==> flow/design.v <==
`timescale 1ns / 1ps
module alu(
    input [2:0] funct3_in,    
    input [6:0] opcode_in, funct7_in,
    input [31:0] rs1_value_in, mux_result_in,    
    output reg [31:0] alu_result_out, raw_output
);
    localparam  reg_reg     = 7'b0110011,
                immediate   = 7'b0010011;
    always @(*) begin
        alu_result_out = 32'b0;
        case (opcode_in)
            immediate: begin
                case (funct3_in)
                    3'b000: alu_result_out = rs1_value_in + mux_result_in;
                    3'b001: alu_result_out = rs1_value_in << mux_result_in[4:0];
                    3'b010: alu_result_out = ($signed(rs1_value_in) < $signed(mux_result_in)) ? 1 : 0;
                    3'b011: alu_result_out = (rs1_value_in < mux_result_in) ? 1 : 0;
                    3'b100: alu_result_out = rs1_value_in ^ mux_result_in;
                    3'b101: begin
                        if (mux_result_in[11:5] == 0) alu_result_out = rs1_value_in >> mux_result_in[4:0];
                        else alu_result_out = $signed(rs1_value_in) >>> mux_result_in[4:0];
                    end
                    3'b110: alu_result_out = rs1_value_in | mux_result_in;
                    3'b111: alu_result_out = rs1_value_in & mux_result_in;          
                endcase
            end
            reg_reg: begin
                case (funct3_in)
                    3'b000: begin
                        if (funct7_in == 0) alu_result_out = rs1_value_in + mux_result_in;
                        else alu_result_out = rs1_value_in - mux_result_in;
                    end
                    3'b001: alu_result_out = rs1_value_in << mux_result_in[4:0];
                    3'b010: alu_result_out = ($signed(rs1_value_in) < $signed(mux_result_in)) ? 1 : 0;
                    3'b011: alu_result_out = (rs1_value_in < mux_result_in) ? 1 : 0;
                    3'b100: alu_result_out = rs1_value_in ^ mux_result_in;
                    3'b101: begin
                        if (funct7_in == 0) alu_result_out = rs1_value_in >> mux_result_in[4:0];
                        else alu_result_out = $signed(rs1_value_in) >>> mux_result_in[4:0];
                    end
                    3'b110: alu_result_out = rs1_value_in | mux_result_in;
                    3'b111: alu_result_out = rs1_value_in & mux_result_in;
                endcase             
            end
            default: begin
                alu_result_out = 32'b0;
            end
        endcase
        raw_output = alu_result_out;
    end        
endmodule
`timescale 1ns / 1ps
module decoder(
    input [31:0] instruction,
    output reg imm_sel_out, write_enable_out,
    output reg [2:0] funct3_out,
    output reg [4:0] rd_sel_out, rs1_sel_out, rs2_sel_out,
    output reg [6:0] funct7_out, opcode_out,
    output reg [11:0] imm_value_out
);
    localparam  reg_reg         = 7'b0110011,
                immediate       = 7'b0010011,
                upper_immediate = 7'b0110111,
                store           = 7'b0100011,
                branch          = 7'b1100011,
                jump            = 7'b1101111;
   always @(*) begin
        opcode_out = instruction[6:0];
        funct7_out = instruction[31:25];
        rs2_sel_out = instruction[24:20];
        rs1_sel_out = instruction[19:15];
        funct3_out = instruction[14:12];
        rd_sel_out = instruction[11:7];
        imm_value_out = instruction[31:20];
        imm_sel_out = 0;
        write_enable_out = 0;
        case (opcode_out)
            immediate: begin
                imm_sel_out = 1;
                write_enable_out = 1;             
            end
            reg_reg: begin
                imm_sel_out = 0;
                write_enable_out = 1;
            end
            default: begin
                imm_sel_out = 0;
                write_enable_out = 0;
            end
        endcase
   end
endmodule
`timescale 1ns / 1ps
module mux_alu(
    input imm_sel_in,
    input [11:0] imm_value_in,
    input [31:0] rs2_value_in,
    output [31:0] mux_result_out,
    output [11:0] trace_imm    
);
    assign mux_result_out = (imm_sel_in) ? {{20{imm_value_in[11]}}, imm_value_in} : rs2_value_in;
    assign trace_imm = imm_value_in;
endmodule
`timescale 1ns / 1ps
module raw_handler(
    input clk,
    input write_enable_in, write_enable_in_2,
    input [4:0] rs1_sel_in, rs2_sel_in, rd_write_back_in, rd_write_back_in_2,
    input [31:0] rs1_value_in, rs2_value_in, rd_value_in, rd_wb_value_2,
    output reg [4:0] get_rs1, get_rs2,
    output reg [31:0] rs1_value_out, rs2_value_out    
);
    always @(*) begin
        get_rs1 = rs1_sel_in;
        get_rs2 = rs2_sel_in;
        if (write_enable_in && rd_write_back_in != 5'b00000 && rs1_sel_in == rd_write_back_in) begin
            rs1_value_out = rd_value_in;
        end
        else if (write_enable_in_2 && rd_write_back_in_2 != 5'b00000 && rs1_sel_in == rd_write_back_in_2) begin
            rs1_value_out = rd_wb_value_2;
        end
        else begin
            rs1_value_out = rs1_value_in;
        end
        if (write_enable_in && rd_write_back_in != 5'b00000 && rs2_sel_in == rd_write_back_in) begin
            rs2_value_out = rd_value_in;
        end
        else if (write_enable_in_2 && rd_write_back_in_2 != 5'b00000 && rs2_sel_in == rd_write_back_in_2) begin
            rs2_value_out = rd_wb_value_2;
        end        
        else begin
            rs2_value_out = rs2_value_in;
        end
    end
endmodule
`timescale 1ns / 1ps
module register_file(
    input clk, write_enable_in,
    input [4:0] rd_sel_in, rs1_sel_in, rs2_sel_in,
    input [31:0] write_data_in,
    output reg [31:0] rs1_value_out, rs2_value_out,
    output reg [4:0] trace_rd, trace_rs1, trace_rs2,
    output reg [31:0] trace_write_in
);
    reg [31:0] registers [0:31];
    always @(*) begin
        rs1_value_out = (rs1_sel_in == 5'b00000) ? 32'b0 : registers[rs1_sel_in];
        rs2_value_out = (rs2_sel_in == 5'b00000) ? 32'b0 : registers[rs2_sel_in];
    end
    always @(posedge clk) begin
        if (write_enable_in && rd_sel_in != 5'b00000) begin
            registers[rd_sel_in] <= write_data_in;
        end   
        trace_rd <= rd_sel_in;
        trace_rs1 <= rs1_sel_in;
        trace_rs2 <= rs2_sel_in;
        trace_write_in <= write_data_in;   
    end
endmodule
`timescale 1ns / 1ps
module pipeline_reg_alu(
    input clk,
    input write_enable_in,
    input [4:0] rd_sel_in,
    input [31:0] alu_result_in,
    output reg write_enable_out,
    output reg [4:0] rd_sel_out, rd_write_back_2,
    output reg [31:0] alu_result_out, rd_wb_value_2
);
    always @(posedge clk) begin
        rd_sel_out <= rd_sel_in;
        alu_result_out <= alu_result_in;
        write_enable_out <= write_enable_in;
        rd_write_back_2 <= rd_sel_in;
        rd_wb_value_2 <= alu_result_in;                        
    end
endmodule
`timescale 1ns / 1ps
module pipeline_reg_decoder(
    input clk,
    input write_enable_in,
    input [31:0] mux_result_in, rs1_value_in,
    input [6:0] opcode_in, funct7_in,
    input [4:0] rd_sel_in,
    input [2:0] funct3_in,
    output reg write_enable_out,
    output reg [31:0] mux_result_out, rs1_value_out,
    output reg [6:0] opcode_out, funct7_out,
    output reg [4:0] rd_sel_out, raw_rd,
    output reg [2:0] funct3_out
);
    always @(posedge clk) begin
        write_enable_out <= write_enable_in;
        mux_result_out <= mux_result_in;
        rs1_value_out <= rs1_value_in;
        opcode_out <= opcode_in;
        funct7_out <= funct7_in;
        rd_sel_out <= rd_sel_in;
        funct3_out <= funct3_in;
        raw_rd <= rd_sel_in;  
    end
endmodule
`timescale 1ns / 1ps
module pipeline_reg_instruction(
    input clk,
    input [31:0] instruction_in,
    output reg [31:0] instruction_out,
    output reg [31:0] trace_instruction
);
    always @(posedge clk) begin
        instruction_out <= instruction_in;
        trace_instruction <= instruction_in;
    end
endmodule
`timescale 1ns / 1ps
module program_counter(
    input clk, rst_n,
    output reg [31:0] program_count
);
    always @(posedge clk) begin
        if (!rst_n) begin
            program_count <= 0;
        end
        else begin
            program_count <= program_count + 4;
        end
    end
endmodule
`timescale 1ns / 1ps
module cpu(
    input rst_n, clk,
    input [31:0] imem_insn,
    output [31:0] imem_addr,
    output [31:0] trace_instruction, trace_rd_value,
    output [11:0] trace_imm,
    output [4:0] trace_rd, trace_rs1, trace_rs2
);
    wire        imm_sel,
                write_enable,
                write_enable_reg,
                write_enable_alu;
    wire [31:0] instruction_reg,
                mux_result,
                mux_result_reg,
                rs1_value,
                rs1_value_reg,
                rs2_value,
                rs2_value_reg,
                alu_result,
                alu_result_reg,
                rd_wb_value,
                rd_wb_value_2,
                raw_rs1_value,
                raw_rs2_value;
    wire [11:0] imm_value;
    wire [6:0]  funct7,
                funct7_reg,
                opcode,
                opcode_reg;
    wire [4:0]  rd_sel,
                rd_sel_reg,
                rd_sel_wb,
                rd_write_back,
                rd_write_back_2,
                rs1_sel,
                rs1_sel_reg,
                rs2_sel,
                rs2_sel_reg,
                get_rs1,
                get_rs2;                
    wire [2:0]  funct3,
                funct3_reg;    
    pipeline_reg_instruction pri(
        .clk(clk),
        .instruction_in(imem_insn),
        .instruction_out(instruction_reg),
        .trace_instruction(trace_instruction)
    );
    pipeline_reg_decoder prd(
        .clk(clk),
        .write_enable_in(write_enable),
        .mux_result_in(mux_result),
        .rs1_value_in(raw_rs1_value),
        .opcode_in(opcode),
        .funct7_in(funct7),
        .rd_sel_in(rd_sel),
        .funct3_in(funct3),
        .write_enable_out(write_enable_reg),
        .mux_result_out(mux_result_reg),
        .rs1_value_out(rs1_value_reg),
        .opcode_out(opcode_reg),
        .funct7_out(funct7_reg),
        .rd_sel_out(rd_sel_reg),
        .funct3_out(funct3_reg),
        .raw_rd(rd_write_back)
    );
    pipeline_reg_alu pra(
        .clk(clk),
        .write_enable_in(write_enable_reg),
        .rd_sel_in(rd_sel_reg),
        .alu_result_in(alu_result),
        .write_enable_out(write_enable_alu),
        .rd_sel_out(rd_sel_wb),
        .alu_result_out(alu_result_reg),
        .rd_write_back_2(rd_write_back_2),
        .rd_wb_value_2(rd_wb_value_2)
    );
    program_counter pc(
        .clk(clk),
        .rst_n(rst_n),
        .program_count(imem_addr)
    );
    decoder dcr(
        .instruction(instruction_reg),
        .funct3_out(funct3),
        .funct7_out(funct7),
        .rd_sel_out(rd_sel),
        .rs1_sel_out(rs1_sel),
        .rs2_sel_out(rs2_sel),
        .imm_value_out(imm_value),
        .opcode_out(opcode),
        .imm_sel_out(imm_sel),
        .write_enable_out(write_enable)
    );
    mux_alu mux(
        .imm_sel_in(imm_sel),
        .imm_value_in(imm_value),
        .rs2_value_in(raw_rs2_value),
        .mux_result_out(mux_result),
        .trace_imm(trace_imm)
    );
    alu alu(
        .opcode_in(opcode_reg),
        .funct3_in(funct3_reg),
        .funct7_in(funct7_reg),
        .rs1_value_in(rs1_value_reg),
        .mux_result_in(mux_result_reg),
        .alu_result_out(alu_result),
        .raw_output(rd_wb_value)
    );
    raw_handler rwh(
        .clk(clk),
        .write_enable_in(write_enable_reg),
        .write_enable_in_2(write_enable_alu),
        .rs1_sel_in(rs1_sel),
        .rs2_sel_in(rs2_sel),
        .rd_write_back_in(rd_write_back),
        .rd_write_back_in_2(rd_write_back_2),
        .rs1_value_in(rs1_value),
        .rs2_value_in(rs2_value),
        .rd_value_in(rd_wb_value),
        .rd_wb_value_2(rd_wb_value_2),
        .get_rs1(get_rs1),
        .get_rs2(get_rs2),
        .rs1_value_out(raw_rs1_value),
        .rs2_value_out(raw_rs2_value)
    );
    register_file rgf(
        .clk(clk),
        .write_enable_in(write_enable_alu),
        .rd_sel_in(rd_sel_wb),
        .rs1_sel_in(get_rs1),
        .rs2_sel_in(get_rs2),
        .write_data_in(alu_result_reg),
        .rs1_value_out(rs1_value),
        .rs2_value_out(rs2_value),
        .trace_rd(trace_rd),
        .trace_rs1(trace_rs1),
        .trace_rs2(trace_rs2),
        .trace_write_in(trace_rd_value) 
    );
endmodule
# Step by step through the tools: cpu
# Tool output for the design above, in the order of the flow.
# Lines are those of the file above, counted from 1.
# Library cell names are shortened.
# Not given: -
[design]
design = "cpu"
clock = "clk"
library = "sky130hd"
pvt_corner = "tt_025C_1v80"

# Word-level counts
# Yosys after proc, flatten, opt, wreduce and memory -nomap, before mapping. Enables and synchronous resets that opt folds into registers are not counted as muxes. Print and check cells are not counted.
# Yosys's memory passes give these memory sizes; they may raise the number of words (mostly to a power of two), join words into wider ones and drop unused or constant bits.
[op_classes]
compare = 2
n_eq = 15
shift = 3
bitwise = 3
n_reduce_logical = 14
mux = 20
n_addsub = 3
[op_table]
columns = ["cell", "count"]
rows = [
  ["case mux 32 bit (select 8 bit)", 2],
  ["two-way mux 32 bit", 11],
  ["less-than comparator 32 bit", 2],
  ["case mux 32 bit (select 2 bit)", 1],
  ["adder 32 x 3 -> 32 bit (second input constant)", 1],
  ["adder 32 bit", 1],
  ["subtractor 32 bit", 1],
  ["AND 32 bit", 1],
  ["bitwise OR 32 bit", 1],
  ["XOR 32 bit", 1],
  ["left shift 32 x 5 -> 32 bit", 1],
  ["right shift 32 x 5 -> 32 bit", 1],
  [">>> shifter 32 x 5 -> 32 bit", 1],
  ["== test 5 bit", 4],
  ["== test 7 x 5 -> 1 bit (second input constant)", 2],
  ["== test 7 x 6 -> 1 bit (second input constant)", 2],
  ["zero test 7 bit", 2],
  ["== test 3 bit (second input constant)", 4],
  ["zero test 5 bit", 2],
  ["nonzero test 5 bit", 2],
  ["logical AND 1 bit", 6],
  ["== test 3 x 2 -> 1 bit (second input constant)", 2],
  ["two-way mux 5 bit", 1],
  ["two-way mux 1 bit", 5],
  ["== test 3 x 1 -> 1 bit (second input constant)", 1],
  ["zero test 3 bit", 1],
  ["OR reduction 2 bit", 1],
]
[bits]
in_bits = 34
memories = 1
ramBits = 1024
clocked_rd_ports_x_width = 64
register_bits = 236
output_inout_bits = 123
[memory_table]
columns = ["memory", "size", "width", "read_ports", "wr", "line", "rtl"]
rows = [
  ["rgf.registers", 32, 32, 2, 1, 146, "reg [31:0] registers [0:31];"],
]

# Longest topological paths
# Depth = most cells in a row (Yosys ltp): at word level without a register or memory, in the mapped netlist without a sequential cell, where the memories' decode and read muxes count.
[depth]
word_depth = 6
abc_area = 0
mapped_depth = 15

# Synthesis result
# The flow's flattened synthesis, as Yosys stat reports it; memories are mapped. The netlist is that of the ABC_AREA named above (0 if unset); the other value can give another one.
[types]
columns = ["cell", "count", "type_area_um2"]
rows = [
  ["edfxtp_1", 1024, 3.07E+04],
  ["mux4_2", 376, 8.47E+03],
  ["dfxtp_1", 234, 4.68E+03],
  ["mux2i_1", 431, 4.31E+03],
  ["a221oi_1", 171, 1.5E+03],
  ["a21oi_1", 246, 1.23E+03],
  ["ha_1", 98, 1.23E+03],
  ["nor2_1", 327, 1.23E+03],
  ["o21ai_0", 236, 1.18E+03],
  ["nand2_1", 233, 874.589],
  ["mux2_2", 68, 765.734],
  ["clkbuf_1", 202, 758.227],
  ["a22oi_1", 99, 743.213],
  ["xnor2_1", 53, 464.195],
  ["inv_1", 113, 424.157],
  ["buf_2", 76, 380.365],
  ["nand3_1", 76, 380.365],
  ["o211ai_1", 46, 345.331],
]
# Other cell types: 71; their cells: 616.
[synth_totals]
ff_cells = 1258
buf_cells = 373
synth_area_um2 = 64106.5
stdcells = 4725
# By module: a second synthesis without flattening, with its own total; a netlist apart from the flattened one above.
[hier_totals]
hier_cells = 4901
area_unflattened_um2 = 66657.7
# Rows give one instance, submodules left out.
[by_module]
columns = ["module", "n_inst", "cells", "mod_area_um2", "mod_seq_area_um2"]
rows = [
  ["register_file", 1, 2611, 48845.6, 31690.4],
  ["alu", 1, 1429, 9301.4, 0.0],
  ["raw_handler", 1, 365, 2319.7, 0.0],
  ["pipeline_reg_decoder", 1, 92, 1779.2, 1741.7],
  ["program_counter", 1, 168, 1473.9, 600.6],
  ["pipeline_reg_alu", 1, 75, 1038.5, 760.7],
  ["pipeline_reg_instruction", 1, 64, 880.8, 640.6],
  ["mux_alu", 1, 50, 641.9, 0.0],
  ["decoder", 1, 47, 376.6, 0.0],
  ["cpu", 1, 0, 0.0, 0.0],
]

# Timing after synthesis
# Path of least setup slack by OpenSTA after synthesis, without wires, with an ideal clock, recovery checks aside; 20% of the period is set as input and as output delay. Where synthesis merged equal registers, the netlist keeps one of their names.
[synth_timing]
path_type = "register to register"
start = "reg prd.mux_result_out[2]"
end = "reg prd.mux_result_out[30]"
stages = 16
required_ns = 4.921
path_buffers = 3
launch_ns = 0.000
setup_time_ns = 0.079
delay_ns = 3.898
setup_slack_ns = 1.102
period_ns = 5.0
arrival_time_ns = 3.819
synth_period_reached_ns = 3.898
# "delay_ns" = arrival - input delay + setup time.
# "stages": output pins that drive a net of the path, with the launching flip-flop's if there is one; two outputs of one cell count as two.
# "synth_period_reached_ns" = period - worst setup slack (recovery checks aside). The figure is calculated, with input and output delays left at 20% of the set period.
# The rows between start and end are the longest chain of elaborated cells between them; the timing report does not say that the signal goes this way. Where chains are equally long, one stands for them.
# Each line given opens the expression or statement behind the cell; cells for indexed reads and writes are added by Yosys, which also makes memories of some case tables.
[synth_between]
cell_sequence = "dfxtp_1 inv_1 buf_1 clkbuf_1 buf_1 ha_1 a211oi_1 o211ai_1 a41oi_2 o311a_1 o21bai_1 a311oi_1 xnor2_1 a221oi_1 or3_1 o211ai_1"
elab_chain_len = 6
cone_cells = 13
[synth_lines]
columns = ["item", "line", "rtl"]
rows = [
  ["start, declared", 188, "output reg [31:0] mux_result_out, rs1_value_out,"],
  ["start, assigned", 195, "mux_result_out <= mux_result_in;"],
  ["subtractor 32 bit", 32, "else alu_result_out = rs1_value_in - mux_result_in;"],
  ["two-way mux 32 bit", 31, "if (funct7_in == 0) alu_result_out = rs1_value_in + mux_result_in;"],
  ["case mux 32 bit (select 8 bit)", 29, "case (funct3_in)"],
  ["case mux 32 bit (select 2 bit)", 12, "case (opcode_in)"],
  ["two-way mux 32 bit", 126, "if (write_enable_in && rd_write_back_in != 5'b00000 && rs2_sel_in == rd_write_back_in) begin"],
  ["two-way mux 32 bit", 102, "assign mux_result_out = (imm_sel_in) ? {{20{imm_value_in[11]}}, imm_value_in} : rs2_value_in;"],
  ["end, assigned", 195, ""],
  ["end, declared", 188, ""],
]

# Path in the finished layout
# From the final timing report of job 3: the path of least setup slack in the routed layout; clock arrival at registers is part of the times.
[layout_timing]
path_type = "register to register"
start = "reg prd.rs1_value_out[24]"
end = "reg prd.mux_result_out[24]"
setup_slack_ns = -1.04
setup_time_ns = 0.24
path_buffers = 1
arrival_time_ns = 4.36
period_ns = 2.8
required_ns = 3.32
stages = 13
launch_ns = 0.78
# The rows between start and end are the longest chain of elaborated cells between them; the timing report does not say that the signal goes this way. Where chains are equally long, one stands for them.
[layout_between]
cell_sequence = "dfxtp_4 inv_1 ha_1 clkbuf_4 nor2_1 a211oi_1 a21oi_2 nor2_1 a221o_1 o31ai_4 a21oi_4 nand2_2 o211ai_1"
elab_chain_len = 6
cone_cells = 16
[layout_lines]
columns = ["item", "line", "rtl"]
rows = [
  ["start, declared", 188, "output reg [31:0] mux_result_out, rs1_value_out,"],
  ["start, assigned", 196, "rs1_value_out <= rs1_value_in;"],
  ["subtractor 32 bit", 32, "else alu_result_out = rs1_value_in - mux_result_in;"],
  ["two-way mux 32 bit", 31, "if (funct7_in == 0) alu_result_out = rs1_value_in + mux_result_in;"],
  ["case mux 32 bit (select 8 bit)", 29, "case (funct3_in)"],
  ["case mux 32 bit (select 2 bit)", 12, "case (opcode_in)"],
  ["two-way mux 32 bit", 126, "if (write_enable_in && rd_write_back_in != 5'b00000 && rs2_sel_in == rd_write_back_in) begin"],
  ["two-way mux 32 bit", 102, "assign mux_result_out = (imm_sel_in) ? {{20{imm_value_in[11]}}, imm_value_in} : rs2_value_in;"],
  ["end, assigned", 195, "mux_result_out <= mux_result_in;"],
  ["end, declared", 188, ""],
]
# Nets of the timed path that keep an RTL name, with a line that drives or declares them; the list need not be complete.
[layout_nets]
columns = ["net", "line"]
rows = [
  ["alu.alu_result_out[24]", 12],
]

# 7 stored runs of cpu in the flow (synthesis by Yosys, layout by OpenROAD, sky130hd cells), in arbitrary order. Constraints: input delay and output delay 20% of the set period each, output load 0.01 pF.
# "timing.achieved_period_ns": clock period set for the run, less the worst setup slack. It is reckoned from that one timing run; input and output delays stay at 20% of the period that was set.
# "critical_path_time_ns" = time allowed to the worst setup path (clock period - input delay - output delay, where it has them) - its slack; a late launch clock adds to it, a late capture clock takes from it.
# By "power_mw" is meant OpenSTA's value without simulated activity: inputs other than the clock are taken to toggle once in ten clock periods, and the tool carries that through the logic.

[[run]]
name = "job 1"
[run.settings]
CELL_PAD_IN_SITES_DETAIL_PLACEMENT = 2
CELL_PAD_IN_SITES_GLOBAL_PLACEMENT = 2
CORE_ASPECT_RATIO = 0.54
CORE_MARGIN = 6
CTS_CLUSTER_DIAMETER = 330
GPL_TIMING_DRIVEN = 1
HOLD_SLACK_MARGIN = -0.02
MAX_ROUTING_LAYER = "met4"
MIN_ROUTING_LAYER = "met2"
PLACE_DENSITY_LB_ADDON = 0.2
SETUP_SLACK_MARGIN = 0.21
SLEW_MARGIN = 40
TNS_END_PERCENT = 60
period_ns = 2.8
CAP_MARGIN = 20
CORE_UTILIZATION = 40
[run.results]
outcome = "no final report: routing broke off with GRT-0116"

[[run]]
name = "job 2"
[run.settings]
ABC_AREA = 1
CAP_MARGIN = 15
CELL_PAD_IN_SITES_DETAIL_PLACEMENT = 2
CELL_PAD_IN_SITES_GLOBAL_PLACEMENT = 1
CORE_UTILIZATION = 46
CTS_CLUSTER_DIAMETER = 152
GPL_ROUTABILITY_DRIVEN = 1
HOLD_SLACK_MARGIN = 0.06
MAX_ROUTING_LAYER = "met4"
PLACE_DENSITY_LB_ADDON = 0.05
SETUP_SLACK_MARGIN = 0.7
TNS_END_PERCENT = 45
period_ns = 3.55
CORE_MARGIN = 2
SLEW_MARGIN = 20
[run.results]
outcome = "no final report: clock tree synthesis broke off with DPL-0033"

[[run]]
name = "job 3"
[run.settings]
CELL_PAD_IN_SITES_DETAIL_PLACEMENT = 1
CELL_PAD_IN_SITES_GLOBAL_PLACEMENT = 2
CORE_ASPECT_RATIO = 0.54
CTS_CLUSTER_DIAMETER = 330
GPL_TIMING_DRIVEN = 0
HOLD_SLACK_MARGIN = -0.02
PLACE_DENSITY_LB_ADDON = 0.25
period_ns = 2.8
CAP_MARGIN = 20
CORE_MARGIN = 2
CORE_UTILIZATION = 40
SLEW_MARGIN = 20
[run.results]
yosys_chip_area_um2 = 64106.5
hold_ws_ns = 0.186
ws_setup_ns = -1.044
power_mw = 49.387
design_die_area_um2 = 163639.0
timing.achieved_period_ns = 3.845
stdcell_area_um2 = 84078.1
final_util_pct = 53.1
tns_ns = -62.500
critical_path_time_ns = 3.84
critical_path_kind = "register to register"

[[run]]
name = "job 4"
[run.settings]
CELL_PAD_IN_SITES_DETAIL_PLACEMENT = 1
CORE_ASPECT_RATIO = 1.96
CORE_MARGIN = 5
CORE_UTILIZATION = 20
CTS_CLUSTER_SIZE = 73
MAX_ROUTING_LAYER = "met5"
PLACE_DENSITY_LB_ADDON = 0.03
SLEW_MARGIN = 40
period_ns = 6.47
CAP_MARGIN = 20
[run.results]
yosys_chip_area_um2 = 64106.5
hold_ws_ns = 0.352
ws_setup_ns = 1.558
power_mw = 21.403
design_die_area_um2 = 332602.0
timing.achieved_period_ns = 4.912
stdcell_area_um2 = 77485.6
final_util_pct = 24.2
tns_ns = 0.000
critical_path_time_ns = 4.91
critical_path_kind = "register to register"

[[run]]
name = "job 5"
[run.settings]
ABC_AREA = 1
CAP_MARGIN = 15
CELL_PAD_IN_SITES_DETAIL_PLACEMENT = 2
CELL_PAD_IN_SITES_GLOBAL_PLACEMENT = 1
CORE_MARGIN = 3
CORE_UTILIZATION = 51
CTS_CLUSTER_DIAMETER = 152
CTS_CLUSTER_SIZE = 45
GPL_ROUTABILITY_DRIVEN = 0
HOLD_SLACK_MARGIN = 0.06
MAX_ROUTING_LAYER = "met4"
PLACE_DENSITY_LB_ADDON = 0.05
SETUP_SLACK_MARGIN = 0.7
SLEW_MARGIN = 5
TNS_END_PERCENT = 45
period_ns = 3.55
[run.results]
outcome = "no final report: placement broke off with DPL-0033"

[[run]]
name = "job 6"
[run.settings]
CAP_MARGIN = 30
CELL_PAD_IN_SITES_DETAIL_PLACEMENT = 0
CORE_UTILIZATION = 25
CTS_CLUSTER_SIZE = 94
GPL_ROUTABILITY_DRIVEN = 0
PLACE_DENSITY = 0.67
SETUP_SLACK_MARGIN = 0.92
SLEW_MARGIN = 0
period_ns = 8.18
CORE_MARGIN = 2
[run.results]
yosys_chip_area_um2 = 64106.5
hold_ws_ns = 0.352
ws_setup_ns = 3.134
power_mw = 15.769
design_die_area_um2 = 260493.0
timing.achieved_period_ns = 5.046
stdcell_area_um2 = 74785.5
final_util_pct = 29.4
tns_ns = 0.000
critical_path_time_ns = 5.05
critical_path_kind = "register to register"

[[run]]
name = "job 7"
[run.settings]
ABC_AREA = 1
CAP_MARGIN = 15
CELL_PAD_IN_SITES_DETAIL_PLACEMENT = 2
CELL_PAD_IN_SITES_GLOBAL_PLACEMENT = 1
CORE_MARGIN = 10
CORE_UTILIZATION = 51
CTS_CLUSTER_DIAMETER = 152
CTS_CLUSTER_SIZE = 45
GPL_ROUTABILITY_DRIVEN = 1
HOLD_SLACK_MARGIN = 0.06
MAX_ROUTING_LAYER = "met4"
PLACE_DENSITY_LB_ADDON = 0.05
SETUP_SLACK_MARGIN = 0.7
TNS_END_PERCENT = 45
period_ns = 3.55
SLEW_MARGIN = 20
[run.results]
outcome = "no final report: placement broke off with DPL-0033"
